==> flow/design.v <==
`timescale 1ns/1ps
module adder_32bit (
    input wire [31:0] a,
    input wire [31:0] b,
    output wire [31:0] sum
);
    wire [31:0] p, g;
    wire [32:0] c;
    assign c[0] = 1'b0;
    wire [7:0] block_p, block_g;
    wire [8:0] block_c;
    assign block_c[0] = 1'b0;
    assign p = a ^ b;   
    assign g = a & b;   
    assign c[1] = g[0] | (p[0] & c[0]);
    assign c[2] = g[1] | (p[1] & c[1]);
    assign c[3] = g[2] | (p[2] & c[2]);
    assign c[4] = g[3] | (p[3] & c[3]);
    assign block_p[0] = p[0] & p[1] & p[2] & p[3];
    assign block_g[0] = g[3] | (p[3] & g[2]) | (p[3] & p[2] & g[1]) | (p[3] & p[2] & p[1] & g[0]);
    assign c[5] = g[4] | (p[4] & c[4]);
    assign c[6] = g[5] | (p[5] & c[5]);
    assign c[7] = g[6] | (p[6] & c[6]);
    assign c[8] = g[7] | (p[7] & c[7]);
    assign block_p[1] = p[4] & p[5] & p[6] & p[7];
    assign block_g[1] = g[7] | (p[7] & g[6]) | (p[7] & p[6] & g[5]) | (p[7] & p[6] & p[5] & g[4]);
    assign c[9]  = g[8]  | (p[8]  & c[8]);
    assign c[10] = g[9]  | (p[9]  & c[9]);
    assign c[11] = g[10] | (p[10] & c[10]);
    assign c[12] = g[11] | (p[11] & c[11]);
    assign block_p[2] = p[8] & p[9] & p[10] & p[11];
    assign block_g[2] = g[11] | (p[11] & g[10]) | (p[11] & p[10] & g[9]) | (p[11] & p[10] & p[9] & g[8]);
    assign c[13] = g[12] | (p[12] & c[12]);
    assign c[14] = g[13] | (p[13] & c[13]);
    assign c[15] = g[14] | (p[14] & c[14]);
    assign c[16] = g[15] | (p[15] & c[15]);
    assign block_p[3] = p[12] & p[13] & p[14] & p[15];
    assign block_g[3] = g[15] | (p[15] & g[14]) | (p[15] & p[14] & g[13]) | (p[15] & p[14] & p[13] & g[12]);
    assign c[17] = g[16] | (p[16] & c[16]);
    assign c[18] = g[17] | (p[17] & c[17]);
    assign c[19] = g[18] | (p[18] & c[18]);
    assign c[20] = g[19] | (p[19] & c[19]);
    assign block_p[4] = p[16] & p[17] & p[18] & p[19];
    assign block_g[4] = g[19] | (p[19] & g[18]) | (p[19] & p[18] & g[17]) | (p[19] & p[18] & p[17] & g[16]);
    assign c[21] = g[20] | (p[20] & c[20]);
    assign c[22] = g[21] | (p[21] & c[21]);
    assign c[23] = g[22] | (p[22] & c[22]);
    assign c[24] = g[23] | (p[23] & c[23]);
    assign block_p[5] = p[20] & p[21] & p[22] & p[23];
    assign block_g[5] = g[23] | (p[23] & g[22]) | (p[23] & p[22] & g[21]) | (p[23] & p[22] & p[21] & g[20]);
    assign c[25] = g[24] | (p[24] & c[24]);
    assign c[26] = g[25] | (p[25] & c[25]);
    assign c[27] = g[26] | (p[26] & c[26]);
    assign c[28] = g[27] | (p[27] & c[27]);
    assign block_p[6] = p[24] & p[25] & p[26] & p[27];
    assign block_g[6] = g[27] | (p[27] & g[26]) | (p[27] & p[26] & g[25]) | (p[27] & p[26] & p[25] & g[24]);
    assign c[29] = g[28] | (p[28] & c[28]);
    assign c[30] = g[29] | (p[29] & c[29]);
    assign c[31] = g[30] | (p[30] & c[30]);
    assign c[32] = g[31] | (p[31] & c[31]);
    assign block_p[7] = p[28] & p[29] & p[30] & p[31];
    assign block_g[7] = g[31] | (p[31] & g[30]) | (p[31] & p[30] & g[29]) | (p[31] & p[30] & p[29] & g[28]);
    assign block_c[1] = block_g[0] | (block_p[0] & block_c[0]);
    assign block_c[2] = block_g[1] | (block_p[1] & block_c[1]);
    assign block_c[3] = block_g[2] | (block_p[2] & block_c[2]);
    assign block_c[4] = block_g[3] | (block_p[3] & block_c[3]);
    assign block_c[5] = block_g[4] | (block_p[4] & block_c[4]);
    assign block_c[6] = block_g[5] | (block_p[5] & block_c[5]);
    assign block_c[7] = block_g[6] | (block_p[6] & block_c[6]);
    assign block_c[8] = block_g[7] | (block_p[7] & block_c[7]);
    assign sum = p ^ c[31:0];
endmodule
`timescale 1ns/1ps
module csa_32bit (
    input wire [31:0] a,
    input wire [31:0] b,
    input wire [31:0] c,
    output wire [31:0] sum,
    output wire [31:0] carry
);
    genvar i;
    generate
        for (i = 0; i < 32; i = i + 1) begin : csa_bit
            full_adder fa (
                .a(a[i]),
                .b(b[i]),
                .c_in(c[i]),
                .sum(sum[i]),
                .c_out(carry[i])
            );
        end
    endgenerate
endmodule
module full_adder (
    input wire a,
    input wire b,
    input wire c_in,
    output wire sum,
    output wire c_out
);
    wire xor_ab, and_ab, and_xor_cin;
    xor_gate xor1 (.a(a), .b(b), .out(xor_ab));
    xor_gate xor2 (.a(xor_ab), .b(c_in), .out(sum));
    and_gate and1 (.a(a), .b(b), .out(and_ab));
    and_gate and2 (.a(xor_ab), .b(c_in), .out(and_xor_cin));
    or_gate or1 (.a(and_ab), .b(and_xor_cin), .out(c_out));
endmodule
`timescale 1ns/1ps
module and_gate (
    input wire a,
    input wire b,
    output wire out
);
    and(out,a,b);
endmodule
module xor_gate (
    input wire a,
    input wire b,
    output wire out
);
    xor(out,a,b);
endmodule
module or_gate (
    input wire a,
    input wire b,
    output wire out
);
    or(out,a,b);
endmodule
module multiplier_16bit (
    input wire [15:0] a,
    input wire [15:0] b,
    output wire [31:0] product
);
    wire [31:0] pp [15:0];
    genvar i, j;
    generate
        for (i = 0; i < 16; i = i + 1) begin : pp_row
            for (j = 0; j < 16; j = j + 1) begin : pp_col
                wire pp_bit;
                and pp_and (pp_bit, a[j], b[i]);
                assign pp[i][j+i] = pp_bit;
            end
            if (i > 0) begin : lower_zeros
                for (j = 0; j < i; j = j + 1) begin : lz
                    assign pp[i][j] = 1'b0;
                end
            end
            if (i + 16 < 32) begin : upper_zeros
                for (j = i + 16; j < 32; j = j + 1) begin : uz
                    assign pp[i][j] = 1'b0;
                end
            end
        end
    endgenerate
    wire [31:0] s1_sum[5:0], s1_carry[5:0];
    csa_32bit csa1_0 (.a(pp[0]), .b(pp[1]), .c(pp[2]), .sum(s1_sum[0]), .carry(s1_carry[0]));
    csa_32bit csa1_1 (.a(pp[3]), .b(pp[4]), .c(pp[5]), .sum(s1_sum[1]), .carry(s1_carry[1]));
    csa_32bit csa1_2 (.a(pp[6]), .b(pp[7]), .c(pp[8]), .sum(s1_sum[2]), .carry(s1_carry[2]));
    csa_32bit csa1_3 (.a(pp[9]), .b(pp[10]), .c(pp[11]), .sum(s1_sum[3]), .carry(s1_carry[3]));
    csa_32bit csa1_4 (.a(pp[12]), .b(pp[13]), .c(pp[14]), .sum(s1_sum[4]), .carry(s1_carry[4]));
    assign s1_sum[5] = pp[15];
    assign s1_carry[5] = 32'd0;
    wire [31:0] s2_sum[3:0], s2_carry[3:0];
    csa_32bit csa2_0 (.a(s1_sum[0]), .b({s1_carry[0][30:0], 1'b0}), .c(s1_sum[1]),
                      .sum(s2_sum[0]), .carry(s2_carry[0]));
    csa_32bit csa2_1 (.a({s1_carry[1][30:0], 1'b0}), .b(s1_sum[2]), .c({s1_carry[2][30:0], 1'b0}),
                      .sum(s2_sum[1]), .carry(s2_carry[1]));
    csa_32bit csa2_2 (.a(s1_sum[3]), .b({s1_carry[3][30:0], 1'b0}), .c(s1_sum[4]),
                      .sum(s2_sum[2]), .carry(s2_carry[2]));
    csa_32bit csa2_3 (.a({s1_carry[4][30:0], 1'b0}), .b(s1_sum[5]), .c({s1_carry[5][30:0], 1'b0}),
                      .sum(s2_sum[3]), .carry(s2_carry[3]));
    wire [31:0] s3_sum[2:0], s3_carry[2:0];
    csa_32bit csa3_0 (.a(s2_sum[0]), .b({s2_carry[0][30:0], 1'b0}), .c(s2_sum[1]),
                      .sum(s3_sum[0]), .carry(s3_carry[0]));
    csa_32bit csa3_1 (.a({s2_carry[1][30:0], 1'b0}), .b(s2_sum[2]), .c({s2_carry[2][30:0], 1'b0}),
                      .sum(s3_sum[1]), .carry(s3_carry[1]));
    assign s3_sum[2] = s2_sum[3];
    assign s3_carry[2] = {s2_carry[3][30:0], 1'b0};
    wire [31:0] s4_sum[1:0], s4_carry[1:0];
    csa_32bit csa4_0 (.a(s3_sum[0]), .b({s3_carry[0][30:0], 1'b0}), .c(s3_sum[1]),
                      .sum(s4_sum[0]), .carry(s4_carry[0]));
    csa_32bit csa4_1 (.a({s3_carry[1][30:0], 1'b0}), .b(s3_sum[2]), .c(s3_carry[2]),
                      .sum(s4_sum[1]), .carry(s4_carry[1]));
    wire [31:0] final_sum, final_carry;
    csa_32bit csa_final (.a(s4_sum[0]), .b({s4_carry[0][30:0], 1'b0}), .c(s4_sum[1]),
                         .sum(final_sum), .carry(final_carry));
    wire [31:0] shifted_carry;
    assign shifted_carry = {final_carry[30:0], 1'b0};
    wire [31:0] temp_sum;
    adder_32bit final_adder1 (.a(final_sum), .b(shifted_carry), .sum(temp_sum));
    wire [31:0] shifted_carry2;
    assign shifted_carry2 = {s4_carry[1][30:0], 1'b0};
    adder_32bit final_adder2 (.a(temp_sum), .b(shifted_carry2), .sum(product));
endmodule
`timescale 1ns/1ps
module pe (
    input wire clk,
    input wire rst_n,
    input wire en,
    input wire [15:0] a_in,       
    input wire [15:0] b_in,       
    input wire [31:0] partial_sum_in,   
    input wire load_acc,          
    output reg [15:0] a_out,      
    output reg [15:0] b_out,      
    output wire [31:0] acc_out    
);
    wire [31:0] mult_result;
    wire [31:0] add_result;
    reg [31:0] accumulator;
    multiplier_16bit mult_inst (
        .a(a_in),
        .b(b_in),
        .product(mult_result)
    );
    adder_32bit add_inst (
        .a(accumulator),
        .b(mult_result),
        .sum(add_result)
    );
    always @(posedge clk or negedge rst_n) begin
        if (!rst_n) begin
            accumulator <= 32'd0;
        end else if (load_acc) begin
            accumulator <= partial_sum_in;
        end else if (en) begin
            accumulator <= add_result;
        end
    end
    always @(posedge clk or negedge rst_n) begin
        if (!rst_n) begin
            a_out <= 16'd0;
            b_out <= 16'd0;
        end else if (en) begin
            a_out <= a_in;
            b_out <= b_in;
        end
    end
    assign acc_out = accumulator;
endmodule
`timescale 1ns/1ps
module mac_array_4x4 (
    input wire clk,
    input wire rst_n,
    input wire en,
    input wire load_acc,
    input wire [15:0] a_in_0,
    input wire [15:0] a_in_1,
    input wire [15:0] a_in_2,
    input wire [15:0] a_in_3,
    input wire [15:0] b_in_0,
    input wire [15:0] b_in_1,
    input wire [15:0] b_in_2,
    input wire [15:0] b_in_3,
    input wire [511:0] partial_sum_init,
    output wire [31:0] result_0_0, result_0_1, result_0_2, result_0_3,
    output wire [31:0] result_1_0, result_1_1, result_1_2, result_1_3,
    output wire [31:0] result_2_0, result_2_1, result_2_2, result_2_3,
    output wire [31:0] result_3_0, result_3_1, result_3_2, result_3_3
);
    wire [15:0] a_wire [0:3][0:4];   
    wire [15:0] b_wire [0:4][0:3];   
    assign a_wire[0][0] = a_in_0;
    assign a_wire[1][0] = a_in_1;
    assign a_wire[2][0] = a_in_2;
    assign a_wire[3][0] = a_in_3;
    assign b_wire[0][0] = b_in_0;
    assign b_wire[0][1] = b_in_1;
    assign b_wire[0][2] = b_in_2;
    assign b_wire[0][3] = b_in_3;
    wire [31:0] acc_out [0:3][0:3];
    genvar row, col;
    generate
        for (row = 0; row < 4; row = row + 1) begin : pe_row
            for (col = 0; col < 4; col = col + 1) begin : pe_col
                pe pe_inst (
                    .clk(clk),
                    .rst_n(rst_n),
                    .en(en),
                    .a_in(a_wire[row][col]),
                    .b_in(b_wire[row][col]),
                    .partial_sum_in(partial_sum_init[(row*4+col)*32 +: 32]),
                    .load_acc(load_acc),
                    .a_out(a_wire[row][col+1]),
                    .b_out(b_wire[row+1][col]),
                    .acc_out(acc_out[row][col])
                );
            end
        end
    endgenerate
    assign result_0_0 = acc_out[0][0];
    assign result_0_1 = acc_out[0][1];
    assign result_0_2 = acc_out[0][2];
    assign result_0_3 = acc_out[0][3];
    assign result_1_0 = acc_out[1][0];
    assign result_1_1 = acc_out[1][1];
    assign result_1_2 = acc_out[1][2];
    assign result_1_3 = acc_out[1][3];
    assign result_2_0 = acc_out[2][0];
    assign result_2_1 = acc_out[2][1];
    assign result_2_2 = acc_out[2][2];
    assign result_2_3 = acc_out[2][3];
    assign result_3_0 = acc_out[3][0];
    assign result_3_1 = acc_out[3][1];
    assign result_3_2 = acc_out[3][2];
    assign result_3_3 = acc_out[3][3];
endmodule
# Step by step through the tools: mac_array_4x4
# Tool output for the design above, in the order of the flow.
# Lines are those of the file above, counted from 1.
# Operators: Yosys type, input widths -> output width; for muxes data width and select width s.
# Cell names lack the library's common part.
setup:
  top_module: "mac_array_4x4"
  clock: "clk"
  lib: "sky130hd"
  lib_corner: "tt_025C_1v80"

# Word level
# Source: Yosys, flattened and elaborated. Widths are those after wreduce. Registers that Yosys merges into a memory's read port (data or address) are not register bits. Print and check cells do not count. Equal cells are merged and count once.
word_totals:
  out_inout_bits: 512
  input_bits: 644
  word_cells: 23785
  reg_bits: 896
classes:
  n_reduce_logical: 1
  n_mux: 32
  bitwise: 23712
op_table:
  columns: ["cell", "n"]
  rows:
  - ["$and 1x1->1", 12368]
  - ["$xor 1x1->1", 6832]
  - ["$or 1x1->1", 4368]
  - ["$xor 32x32->32", 64]
  - ["$and 31x31->31", 48]
  - ["$mux 32", 32]
  - ["$xor 31x32->32", 16]
  - ["$xor 31x31->31", 16]
  - ["$reduce_bool 2->1", 1]

# Depth
# Longest topological path by Yosys (ltp), each cell counted once; first at word level (registers and memories cut), then after technology mapping (sequential cells cut; the memories' decode and read muxes count).
logic_depth:
  depth_word: 204
  abc_area: 1
  depth_mapped: 54
  mapped_depth_nobuf: 52

# Synthesis result
# The flow's flattened synthesis, as Yosys stat reports it; memories are mapped. The netlist is that of the ABC_AREA named above (0 if unset); the other value can give another one.
# The area totals of this step are shown rounded.
mapped:
  buffers: 1263
  ffs: 896
  synth_area_um2: 179500
  sequential_area_um2: 22420
  cell_count: 21711
by_type:
  columns: ["cell", "n", "type_area_um2"]
  rows:
  - ["fa_1", 4032, 8.07E+04]
  - ["inv_1", 8540, 3.21E+04]
  - ["dfrtp_1", 896, 2.24E+04]
  - ["nand2_1", 4837, 1.82E+04]
  - ["ha_1", 1024, 1.28E+04]
  - ["o221ai_1", 468, 4.1E+03]
  - ["clkbuf_1", 1086, 4076.41]
  - ["mux2_2", 128, 1.44E+03]
  - ["buf_2", 132, 660.634]
  - ["a21oi_1", 128, 640.614]
  - ["o21ai_0", 128, 640.614]
  - ["nor2_1", 134, 502.982]
  - ["buf_4", 36, 270.259]
  - ["xor2_1", 23, 201.443]
  - ["nand3_1", 39, 195.187]
  - ["a22oi_1", 25, 187.68]
  - ["xnor2_1", 17, 148.893]
  - ["nand3b_1", 12, 90.086]
# Other cell types: 7; their cells: 26.

# Worst setup path after synthesis
# OpenSTA on the mapped netlist: ideal clock, no wires. The path of least setup slack (recovery checks aside). Input and output delay are each 20% of the period. Register names are those of the netlist, which keeps one name where synthesis merged equal registers.
synth_timing:
  kind: "input-to-reg"
  startpoint: "input port a_in_1[4]"
  endpoint: "register pe_row[1].pe_col[0].pe_inst.accumulator[31]"
  t_first_pin_ns: 3.600
  clock_period_ns: 18.0
  setup_slack_ns: 0.852
  path_stages: 44
  path_delay_ns: 13.548
  input_delay_ns: 3.600
  arrival_ns: 17.027
  path_buffers: 2
  required_time_ns: 17.879
  setup_ns: 0.121
  period_less_setup_slack_ns: 17.148
# "path_delay_ns" is the arrival time less input delay plus setup time.
# "path_stages" counts driving pins, that of a launching flip-flop among them; a cell with two outputs on the path counts twice.
# "period_less_setup_slack_ns" is the clock period less the worst setup slack; recovery checks do not enter. This is arithmetic on one report: input and output delays are still those of the set period (20% each).
# Between the ends stands the longest chain of elaborated cells between them, by number of cells; it is not shown to be the way that was timed. Of several equally long chains one is given.
# A line is the first line of the expression or statement that the cell stems from. Yosys adds cells for indexed reads and writes and turns some case tables into memories.
# A register here has more assigning lines than the two given.
synth_between:
  path_cell_list: "clkbuf_1 > clkbuf_1 > nand2_1 > fa_1 > fa_1 > fa_1 > fa_1 > inv_1 > ha_1 > fa_1 > inv_1 > fa_1 > fa_1 > fa_1 > fa_1 > fa_1 > fa_1 > fa_1 > [... 8 more ...] > fa_1 > fa_1 > fa_1 > fa_1 > fa_1 > fa_1 > fa_1 > fa_1 > fa_1 > fa_1 > fa_1 > fa_1 > xnor2_1 > nand2_1 > nand2_1 > nand2_1 > nand3_1 > nand2_1"
  elab_chain_len: 70
  cone_cells: 580
  lines_between: 36
  cone_classes: "mux (2); logic (578)"
synth_lines:
  columns: ["element", "line", "source"]
  rows:
  - ["start, declared", 249, "input wire [15:0] a_in_1,"]
  - ["$and 1x1->1", 141, "and pp_and (pp_bit, a[j], b[i]);"]
  - ["$xor 1x1->1", 121, "xor(out,a,b);"]
  - ["$and 1x1->1", 114, "and(out,a,b);"]
  - ["$or 1x1->1", 128, "or(out,a,b);"]
  - ["$xor 1x1->1 (6 in a row)", 121, null]
  - ["$xor 31x31->31", 13, "assign p = a ^ b;"]
  - ["$and 1x1->1", 22, "assign c[6] = g[5] | (p[5] & c[5]);"]
  - ["[... 51 more ...]", null, null]
  - ["$xor 31x32->32", 71, "assign sum = p ^ c[31:0];"]
  - ["$xor 32x32->32", 13, null]
  - ["$xor 32x32->32", 71, null]
  - ["$xor 32x32->32", 13, null]
  - ["$xor 32x32->32", 71, null]
  - ["$mux 32", 227, "end else if (en) begin"]
  - ["$mux 32", 225, "end else if (load_acc) begin"]
  - ["end, assigned", 226, "accumulator <= partial_sum_in;"]
  - ["end, assigned", 228, "accumulator <= add_result;"]
  - ["end, declared", 211, "reg [31:0] accumulator;"]

# Path in the finished layout
# From the final timing report of stored run 1: the path of least setup slack in the routed layout; clock arrival at registers is part of the times.
layout_timing:
  kind: "input-to-reg"
  startpoint: "input port a_in_2[5]"
  endpoint: "register pe_row[2].pe_col[0].pe_inst.accumulator[31]"
  setup_ns: 0.11
  clock_period_ns: 17.7
  t_first_pin_ns: 3.54
  required_time_ns: 18.58
  setup_slack_ns: 0.75
  path_stages: 48
  path_buffers: 2
  arrival_ns: 17.84
  input_delay_ns: 3.54
# Between the ends stands the longest chain of elaborated cells between them, by number of cells; it is not shown to be the way that was timed. Of several equally long chains one is given.
# A register here has more assigning lines than the two given.
layout_between:
  path_cell_list: "clkdlybuf4s50_1 > buf_12 > nand2_1 > inv_1 > fa_1 > inv_1 > fa_1 > fa_1 > fa_1 > inv_1 > ha_1 > fa_1 > inv_1 > fa_1 > fa_1 > fa_1 > fa_1 > fa_1 > [... 12 more ...] > fa_1 > fa_1 > fa_1 > fa_1 > fa_1 > fa_1 > fa_1 > fa_1 > fa_1 > fa_1 > nand2_1 > nand2_1 > nand2_1 > nand2_1 > nand2_1 > nand3_1 > nand2_1 > nand2_1"
  elab_chain_len: 69
  cone_cells: 593
  lines_between: 35
  cone_classes: "mux (2); logic (591)"
layout_lines:
  columns: ["element", "line", "source"]
  rows:
  - ["start, declared", 250, "input wire [15:0] a_in_2,"]
  - ["$and 1x1->1", 141, "and pp_and (pp_bit, a[j], b[i]);"]
  - ["$xor 1x1->1 (8 in a row)", 121, "xor(out,a,b);"]
  - ["$xor 31x31->31", 13, "assign p = a ^ b;"]
  - ["$and 1x1->1", 22, "assign c[6] = g[5] | (p[5] & c[5]);"]
  - ["$or 1x1->1", 22, null]
  - ["$and 1x1->1", 23, "assign c[7] = g[6] | (p[6] & c[6]);"]
  - ["$or 1x1->1", 23, null]
  - ["[... 48 more ...]", null, null]
  - ["$xor 31x32->32", 71, "assign sum = p ^ c[31:0];"]
  - ["$xor 32x32->32", 13, null]
  - ["$xor 32x32->32", 71, null]
  - ["$xor 32x32->32", 13, null]
  - ["$xor 32x32->32", 71, null]
  - ["$mux 32", 227, "end else if (en) begin"]
  - ["$mux 32", 225, "end else if (load_acc) begin"]
  - ["end, assigned", 226, "accumulator <= partial_sum_in;"]
  - ["end, assigned", 228, "accumulator <= add_result;"]
  - ["end, declared", 211, "reg [31:0] accumulator;"]

# Measured results for mac_array_4x4: 3 stored runs of the Yosys and OpenROAD flow on sky130hd. The settings differ; the order carries no meaning. The constraints put input and output delay at 20% of the set period each and load the outputs with 0.01 pF.
# "achievedPeriod_ns" means the clock period less the worst setup slack. The figure is calculated, with input and output delays left at 20% of the set period.
# By "worstPathTime_ns" is meant the share of the clock period that the worst setup path is allowed (20% is reserved at inputs, 20% at outputs), minus its slack. Clock arrival times at its registers enter into it.
# The measured numbers are rounded.
runs:
  - name: "stored run 1"
    settings:
      ABC_AREA: 1
      CELL_PAD_IN_SITES_GLOBAL_PLACEMENT: 1
      CORE_MARGIN: 5
      CORE_UTILIZATION: 17
      CTS_CLUSTER_DIAMETER: 35
      GPL_ROUTABILITY_DRIVEN: 1
      GPL_TIMING_DRIVEN: 1
      SETUP_SLACK_MARGIN: 0.43
      period_ns: 17.7
      CAP_MARGIN: 20
      SLEW_MARGIN: 20
    results:
      synth_chip_area_um2: 179500
      total_die_area_um2: 1076000
      final_cell_area_um2: 219100
      finalUtil_pct: 20.8
      setup_ws_ns: 0.746
      total_negative_slack_ns: 0.000
      hold_worst_slack_ns: 0.502
      achievedPeriod_ns: 16.954
      worstPathTime_ns: 13.41
      worst_path_kind: "input-to-reg"
  - name: "stored run 2"
    settings:
      CORE_UTILIZATION: 61
      period_ns: 17.3
      CAP_MARGIN: 20
      CORE_MARGIN: 2
      SLEW_MARGIN: 20
    results:
      synth_chip_area_um2: 175200
      total_die_area_um2: 291600
      final_cell_area_um2: 195500
      finalUtil_pct: 68.5
      setup_ws_ns: 0.398
      total_negative_slack_ns: 0.000
      hold_worst_slack_ns: 0.515
      achievedPeriod_ns: 16.902
      worstPathTime_ns: 13.44
      worst_path_kind: "input-to-reg"
  - name: "stored run 3"
    settings:
      CORE_ASPECT_RATIO: 1.33
      CORE_UTILIZATION: 21
      CTS_CLUSTER_SIZE: 34
      GPL_TIMING_DRIVEN: 0
      MIN_ROUTING_LAYER: "met1"
      PLACE_DENSITY_LB_ADDON: 0.11
      SETUP_SLACK_MARGIN: 1.0
      SLEW_MARGIN: 15
      period_ns: 25.9
      CAP_MARGIN: 20
      CORE_MARGIN: 2
    results:
      synth_chip_area_um2: 175200
      total_die_area_um2: 841900
      final_cell_area_um2: 206100
      finalUtil_pct: 24.7
      setup_ws_ns: 5.423
      total_negative_slack_ns: 0.000
      hold_worst_slack_ns: 0.591
      achievedPeriod_ns: 20.477
      worstPathTime_ns: 15.30
      worst_path_kind: "input-to-reg"
